==> flow/design.v <==
`timescale 1ns / 1ps
module Cordic_Machine(clock_pulse, reset, x_input, y_input, z_input, x_output, y_output, z_output, flag);
	input clock_pulse;
	input reset;  
	parameter fractional_bit = 22;
	parameter iteration_number = 22;
	input signed [fractional_bit+2:0] x_input;
	input signed [fractional_bit+2:0] y_input;
	input signed [fractional_bit+2:0] z_input;
	output signed [fractional_bit+2:0] x_output;
	output signed [fractional_bit+2:0] y_output;
	output signed [fractional_bit+2:0] z_output;
	output flag;  
	reg signed [fractional_bit+2:0] x_temp_result;
	reg signed [fractional_bit+2:0] y_temp_result;
	reg signed [fractional_bit+2:0] z_temp_result;
	reg [5:0] counter;  
	wire signed [fractional_bit+2:0] LUT_Atan [0:iteration_number];
	assign LUT_Atan[00] = 25'b000_0010000000000000000000;    
	assign LUT_Atan[01] = 25'b000_0001001011100100000000;   
	assign LUT_Atan[02] = 25'b000_0000100111111011001110;  
	assign LUT_Atan[03] = 25'b000_0000010100010001000100;
	assign LUT_Atan[04] = 25'b000_0000001010001011000011;
	assign LUT_Atan[05] = 25'b000_0000000101000101110101;
	assign LUT_Atan[06] = 25'b000_0000000010100010111101;
	assign LUT_Atan[07] = 25'b000_0000000001010001011111;
	assign LUT_Atan[08] = 25'b000_0000000000101000101111;
	assign LUT_Atan[09] = 25'b000_0000000000010100010111;
	assign LUT_Atan[10] = 25'b000_0000000000001010001011;
	assign LUT_Atan[11] = 25'b000_0000000000000101000101;
	assign LUT_Atan[12] = 25'b000_0000000000000010100010;
	assign LUT_Atan[13] = 25'b000_0000000000000001010001;
	assign LUT_Atan[14] = 25'b000_0000000000000000101000;
	assign LUT_Atan[15] = 25'b000_0000000000000000010100;
	assign LUT_Atan[16] = 25'b000_0000000000000000001010;
	assign LUT_Atan[17] = 25'b000_0000000000000000000101;
	assign LUT_Atan[18] = 25'b000_0000000000000000000010;
	assign LUT_Atan[19] = 25'b000_0000000000000000000001;
	assign LUT_Atan[20] = 25'b000_0000000000000000000000;
	assign LUT_Atan[21] = 25'b000_0000000000000000000000;
	assign LUT_Atan[22] = 25'b000_0000000000000000000000;
	always @(posedge clock_pulse) 
		begin
			if (reset)
				begin
					counter <= 0;
				end
			else if (counter == 0) 
				begin
					x_temp_result <= x_input;
					y_temp_result <= y_input;
					z_temp_result <= z_input;
					counter <= counter +1;
				end
			else 
				begin
					x_temp_result <= z_temp_result[fractional_bit+2] ? x_temp_result + (y_temp_result >>> (counter-1))
																					 : x_temp_result - (y_temp_result >>> (counter-1));
					y_temp_result <= z_temp_result[fractional_bit+2] ? y_temp_result - (x_temp_result >>> (counter-1))
																					 : y_temp_result + (x_temp_result >>> (counter-1));
					z_temp_result <= z_temp_result[fractional_bit+2] ? z_temp_result + LUT_Atan[counter-1]
																					 : z_temp_result - LUT_Atan[counter-1];
					counter <= (counter + 1) % (iteration_number);
				end
		end
	assign flag  = (counter == iteration_number-1) ? 1: 0;
	assign x_output = x_temp_result;
	assign y_output = y_temp_result;
	assign z_output = z_temp_result;
endmodule
# Step by step through the tools: Cordic_Machine
# Tool output for the design above before and after an edit, in the order of the flow.
# "before" refers to lines of the RTL above, "after" to lines of the edited file.
# "diff": "after" minus "before" as printed here. "rel_change_pct": 100 x difference / "before".
# Library cell names are shortened.
# A cell with n/a has no value.
[design]
top = "Cordic_Machine"
clock = "clock_pulse"
lib = "sky130hd"
lib_corner = "tt_025C_1v80"

# Edit of the RTL
# The edit as a unified diff against the file above.
# A script made this edit. It changes what the design does and was not meant as an optimisation.
# begin of diff
@@ -57,6 +57,5 @@
 					x_temp_result <= z_temp_result[fractional_bit+2] ? x_temp_result + (y_temp_result >>> (counter-1))
 																					 : x_temp_result - (y_temp_result >>> (counter-1));
-					y_temp_result <= z_temp_result[fractional_bit+2] ? y_temp_result - (x_temp_result >>> (counter-1))
-																					 : y_temp_result + (x_temp_result >>> (counter-1));
+					y_temp_result <= y_temp_result - (x_temp_result >>> (counter-1));
 					z_temp_result <= z_temp_result[fractional_bit+2] ? z_temp_result + LUT_Atan[counter-1]
 																					 : z_temp_result - LUT_Atan[counter-1];
# end of diff

# Word level
# Source: Yosys, flattened and elaborated, memories not mapped. Widths are those after wreduce; folded enables and synchronous resets count as part of the registers. Registers that Yosys merges into a memory's read port (data or address) are not register bits. Print and check cells do not count. Equal cells are merged and count once.
[word_totals]
columns = ["item", "before", "after", "diff", "rel_change_pct"]
rows = [
  ["reg_bits", 81, 81, 0, 0.00],
  ["in_bits", 77, 77, 0, 0.00],
  ["output_inout_bits", 76, 76, 0, 0.00],
  ["wordCells", 52, 50, -2, -3.85],
]
[classes]
columns = ["item", "before", "after", "diff", "rel_change_pct"]
rows = [
  ["add_sub_neg", 8, 7, -1, -12.50],
  ["n_div", 1, 1, 0, 0.00],
  ["eq_ne", 23, 23, 0, 0.00],
  ["n_shift", 2, 2, 0, 0.00],
  ["n_mux", 11, 10, -1, -9.09],
  ["n_reduce_logical", 3, 3, 0, 0.00],
]
[op_table]
columns = ["cell", "before", "after", "diff", "rel_change_pct"]
rows = [
  ["25-bit 2-to-1 mux", 8, 7, -1, -12.50],
  ["25-bit adder", 3, 2, -1, -33.33],
]
# Unchanged operator kinds not shown: 17.

# Depth
# Depth = most cells in a row (Yosys ltp): at word level without a register or memory, in the mapped netlist without a sequential cell, where the memories' decode and read muxes count.
[logic_depth]
columns = ["item", "before", "after", "diff", "rel_change_pct"]
rows = [
  ["ltp_word", 9, 9, 0, 0.00],
  ["ABC_AREA", "0", "0", "n/a", "n/a"],
  ["mapped_depth", 34, 31, -3, -8.82],
  ["ltp_nobuf", 26, 25, -1, -3.85],
]

# Synthesis result
# The flow's flattened synthesis, as Yosys stat reports it; memories are mapped. The netlist is that of the ABC_AREA named above (0 if unset); the other value can give another one.
[by_type]
columns = ["cell", "before", "after", "diff", "rel_change_pct"]
rows = [
  ["nor2_1", 132, 169, 37, 28.03],
  ["nand2_1", 173, 139, -34, -19.65],
  ["o21ai_0", 94, 128, 34, 36.17],
  ["xor2_1", 68, 44, -24, -35.29],
  ["nor3_1", 18, 36, 18, 100.00],
  ["mux4_2", 41, 26, -15, -36.59],
  ["a21oi_1", 155, 141, -14, -9.03],
  ["xnor2_1", 71, 57, -14, -19.72],
  ["a211oi_1", 13, 26, 13, 100.00],
  ["inv_1", 41, 30, -11, -26.83],
  ["nand3_1", 40, 29, -11, -27.50],
  ["and3_1", 16, 5, -11, -68.75],
  ["a21o_1", 31, 21, -10, -32.26],
  ["nand2b_1", 10, 20, 10, 100.00],
  ["o31ai_1", 4, 14, 10, 250.00],
  ["or3_1", 3, 13, 10, 333.33],
  ["o21a_1", 12, 21, 9, 75.00],
  ["buf_1", 6, 14, 8, 133.33],
]
# Unchanged cell types not shown: 23.
# Not every row of either side is listed.
[mapped]
columns = ["item", "before", "after", "diff", "rel_change_pct"]
rows = [
  ["cell_count", 1507, 1456, -51, -3.38],
  ["yosys_area_um2", 12431.9, 11627.4, -804.5, -6.47],
  ["sequential_area_um2", 2372.3, 2372.3, 0.0, 0.00],
  ["flip_flops", 81, 81, 0, 0.00],
  ["buffers", 90, 90, 0, 0.00],
]

# Worst setup path after synthesis
# Path of least setup slack by OpenSTA after synthesis, without wires, with an ideal clock, recovery checks aside; 20% of the period is set as input and as output delay. Where synthesis merged equal registers, the netlist keeps one of their names.
[synth_path]
columns = ["item", "before", "after", "diff", "rel_change_pct"]
rows = [
  ["path_kind", "register to register", "register to register", "n/a", "n/a"],
  ["from", "register counter[0]", "register counter[0]", "n/a", "n/a"],
  ["to", "register x_temp_result[24]", "register x_temp_result[24]", "n/a", "n/a"],
  ["clock_period_ns", 6.0, 6.0, 0.0, 0.00],
  ["setup_time_ns", 0.263, 0.145, -0.118, "n/a"],
  ["t_first_pin_ns", 0.000, 0.000, 0.000, "n/a"],
  ["arrival_time_ns", 6.670, 6.114, -0.556, -8.34],
  ["required_time_ns", 5.737, 5.855, 0.118, 2.06],
  ["path_slack_ns", -0.933, -0.259, 0.674, "n/a"],
  ["delay_ns", 6.933, 6.259, -0.674, -9.72],
  ["stages", 33, 29, -4, -12.12],
  ["n_path_buf", 8, 6, -2, -25.00],
  ["synth_period_reached_ns", 6.933, 6.259, -0.674, -9.72],
]
# "delay_ns" is the arrival time less input delay plus setup time.
# "stages": output pins that drive a net of the path, with the launching flip-flop's if there is one; two outputs of one cell count as two.
# "synth_period_reached_ns" is the clock period less the worst setup slack; recovery checks do not enter. This is arithmetic on one report: input and output delays are still those of the set period (20% each).
# The rows between start and end are the longest chain of elaborated cells between them; the timing report does not say that the signal goes this way. Where chains are equally long, one stands for them.
# Each line given opens the expression or statement behind the cell; cells for indexed reads and writes are added by Yosys, which also makes memories of some case tables.
# At most two assigning lines are given for a register; there are more.
[synth_via_before]
path_cell_list = "dfxtp_1 buf_6 buf_8 buf_6 buf_8 inv_1 ha_1 buf_4 buf_4 buf_2 buf_4 mux4_2 nand2_1 nand3_1 a311o_1 nand3_1 ha_1 nand2b_1 nor4b_4 a21oi_1 xnor2_1 ha_1 a21o_1 a21o_1 a21o_1 a221oi_1 a21oi_1 nor2b_1 a2111oi_0 o21bai_1 a21oi_1 xnor2_1 o21ai_1"
elab_chain_len = 5
cone_cells = 7
classes_between = "3 x add/sub; 1 x shift; 2 x mux; 1 x reduce/logical"
[synth_rtl_before]
columns = ["item", "line", "text"]
rows = [
  ["start: declaration", 17, "reg [5:0] counter;"],
  ["start: assignment", 53, "counter <= counter +1;"],
  ["start: assignment", 63, "counter <= (counter + 1) % (iteration_number);"],
  ["6-bit by 1-bit subtractor with 7-bit output", 58, ": x_temp_result - (y_temp_result >>> (counter-1));"],
  ["25-bit by 32-bit >>> shifter with 25-bit output", 58, ""],
  ["25-bit subtractor", 58, ""],
  ["25-bit 2-to-1 mux", 57, "x_temp_result <= z_temp_result[fractional_bit+2] ? x_temp_result + (y_temp_result >>> (counter-1))"],
  ["25-bit 2-to-1 mux", 48, "else if (counter == 0)"],
  ["end: assignment", 50, "x_temp_result <= x_input;"],
  ["end: assignment", 57, ""],
  ["end: declaration", 14, "reg signed [fractional_bit+2:0] x_temp_result;"],
]
[synth_via_after]
path_cell_list = "dfxtp_1 buf_6 buf_6 buf_4 inv_1 ha_1 buf_2 buf_1 clkbuf_1 mux4_2 o22ai_1 nor3_1 o221a_2 inv_1 ha_1 nand4_2 o41ai_1 xnor2_1 ha_1 a21o_1 o21ai_0 o32ai_1 a21oi_1 a311oi_1 o21a_1 o21a_1 o221ai_1 xnor3_1 o21ai_1"
elab_chain_len = 5
cone_cells = 7
classes_between = "3 x add/sub; 1 x shift; 2 x mux; 1 x reduce/logical"
[synth_rtl_after]
columns = ["item", "line", "text"]
rows = [
  ["start: declaration", 17, "reg [5:0] counter;"],
  ["start: assignment", 53, "counter <= counter +1;"],
  ["start: assignment", 62, "counter <= (counter + 1) % (iteration_number);"],
  ["6-bit by 1-bit subtractor with 7-bit output", 58, ": x_temp_result - (y_temp_result >>> (counter-1));"],
  ["25-bit by 32-bit >>> shifter with 25-bit output", 58, ""],
  ["25-bit subtractor", 58, ""],
  ["25-bit 2-to-1 mux", 57, "x_temp_result <= z_temp_result[fractional_bit+2] ? x_temp_result + (y_temp_result >>> (counter-1))"],
  ["25-bit 2-to-1 mux", 48, "else if (counter == 0)"],
  ["end: assignment", 50, "x_temp_result <= x_input;"],
  ["end: assignment", 57, ""],
  ["end: declaration", 14, "reg signed [fractional_bit+2:0] x_temp_result;"],
]

# Timing after layout
# From the final timing report of the runs of pair A: the path of least setup slack in the routed layout; clock arrival at registers is part of the times.
[layout_path]
columns = ["item", "before", "after", "diff", "rel_change_pct"]
rows = [
  ["path_kind", "register to register", "register to register", "n/a", "n/a"],
  ["from", "register counter[0]", "register counter[0]", "n/a", "n/a"],
  ["to", "register y_temp_result[24]", "register x_temp_result[23]", "n/a", "n/a"],
  ["clock_period_ns", 6.0, 6.0, 0.0, 0.00],
  ["setup_time_ns", 0.14, 0.18, 0.04, "n/a"],
  ["t_first_pin_ns", 0.38, 0.36, -0.02, -5.26],
  ["arrival_time_ns", 6.05, 6.00, -0.05, -0.83],
  ["required_time_ns", 6.25, 6.18, -0.07, -1.12],
  ["path_slack_ns", 0.19, 0.18, -0.01, "n/a"],
  ["stages", 30, 26, -4, -13.33],
  ["n_path_buf", 5, 3, -2, -40.00],
]
# The rows between start and end are the longest chain of elaborated cells between them; the timing report does not say that the signal goes this way. Where chains are equally long, one stands for them.
# At most two assigning lines are given for a register; there are more.
[layout_via_before]
path_cell_list = "dfxtp_4 clkinvlp_4 ha_4 or3b_4 buf_12 clkbuf_16 o21ai_4 buf_4 o221ai_1 buf_4 a221oi_2 inv_1 ha_1 nor2b_2 and4bb_2 a21oi_2 xor2_1 ha_1 a21o_1 a21oi_2 nand2_1 a211oi_2 buf_4 o31a_1 a21oi_2 nand4_1 nand2_1 a21oi_2 xnor3_1 a21oi_2"
elab_chain_len = 5
cone_cells = 7
classes_between = "3 x add/sub; 1 x shift; 2 x mux; 1 x reduce/logical"
[layout_rtl_before]
columns = ["item", "line", "text"]
rows = [
  ["start: declaration", 17, "reg [5:0] counter;"],
  ["start: assignment", 53, "counter <= counter +1;"],
  ["start: assignment", 63, "counter <= (counter + 1) % (iteration_number);"],
  ["6-bit by 1-bit subtractor with 7-bit output", 60, ": y_temp_result + (x_temp_result >>> (counter-1));"],
  ["25-bit by 32-bit >>> shifter with 25-bit output", 60, ""],
  ["25-bit adder", 60, ""],
  ["25-bit 2-to-1 mux", 59, "y_temp_result <= z_temp_result[fractional_bit+2] ? y_temp_result - (x_temp_result >>> (counter-1))"],
  ["25-bit 2-to-1 mux", 48, "else if (counter == 0)"],
  ["end: assignment", 51, "y_temp_result <= y_input;"],
  ["end: assignment", 59, ""],
  ["end: declaration", 15, "reg signed [fractional_bit+2:0] y_temp_result;"],
]
[layout_via_after]
path_cell_list = "dfxtp_4 inv_1 buf_4 ha_4 buf_4 mux4_2 mux2i_1 nand3_1 a21o_1 o211a_4 inv_1 ha_1 nand4_4 o41ai_2 xnor2_1 ha_1 buf_4 a211o_1 nor3_2 o21a_1 or4_1 a31oi_2 o211ai_1 a21boi_2 nor3_1 o31ai_1"
elab_chain_len = 5
cone_cells = 7
classes_between = "3 x add/sub; 1 x shift; 2 x mux; 1 x reduce/logical"
[layout_rtl_after]
columns = ["item", "line", "text"]
rows = [
  ["start: declaration", 17, "reg [5:0] counter;"],
  ["start: assignment", 53, "counter <= counter +1;"],
  ["start: assignment", 62, "counter <= (counter + 1) % (iteration_number);"],
  ["6-bit by 1-bit subtractor with 7-bit output", 58, ": x_temp_result - (y_temp_result >>> (counter-1));"],
  ["25-bit by 32-bit >>> shifter with 25-bit output", 58, ""],
  ["25-bit subtractor", 58, ""],
  ["25-bit 2-to-1 mux", 57, "x_temp_result <= z_temp_result[fractional_bit+2] ? x_temp_result + (y_temp_result >>> (counter-1))"],
  ["25-bit 2-to-1 mux", 48, "else if (counter == 0)"],
  ["end: assignment", 50, "x_temp_result <= x_input;"],
  ["end: assignment", 57, ""],
  ["end: declaration", 14, "reg signed [fractional_bit+2:0] x_temp_result;"],
]

# Measured runs
# Runs of the flow (Yosys, OpenROAD) on both versions; the two runs of a pair have the same settings. The constraints put input and output delay at 20% of the set period each and load the outputs with 0.01 pF.
[settings_pair_A]
CORE_UTILIZATION = 40
period_ns = 6.0
CAP_MARGIN = 20
CORE_MARGIN = 2
SLEW_MARGIN = 20
[measured_pair_A]
columns = ["item", "before", "after", "diff", "rel_change_pct"]
rows = [
  ["synth_chip_area_um2", 12431.9, 11627.4, -804.5, -6.47],
  ["design.die.area_um2", 32506.3, 30448.5, -2057.8, -6.33],
  ["post_route_util_frac", 0.546, 0.52, -0.026, "n/a"],
  ["worstSetupSlack_ns", 0.195, 0.181, -0.014, "n/a"],
  ["tns_setup_ns", 0.000, 0.000, 0.000, "n/a"],
  ["ws_hold_ns", 0.725, 0.729, 0.004, "n/a"],
]
[settings_pair_B]
ABC_AREA = 1
CORE_MARGIN = 5
CORE_UTILIZATION = 24
SETUP_SLACK_MARGIN = -0.05
period_ns = 4.98
CAP_MARGIN = 20
SLEW_MARGIN = 20
[measured_pair_B]
columns = ["item", "before", "after", "diff", "rel_change_pct"]
rows = [
  ["synth_chip_area_um2", 12550.8, 11389.7, -1161.1, -9.25],
  ["design.die.area_um2", 56968.1, 51913.3, -5054.8, -8.87],
  ["post_route_util_frac", 0.347, 0.353, 0.006, "n/a"],
  ["worstSetupSlack_ns", 0.128, 0.227, 0.099, "n/a"],
  ["tns_setup_ns", 0.000, 0.000, 0.000, "n/a"],
  ["ws_hold_ns", 0.711, 0.724, 0.013, "n/a"],
]
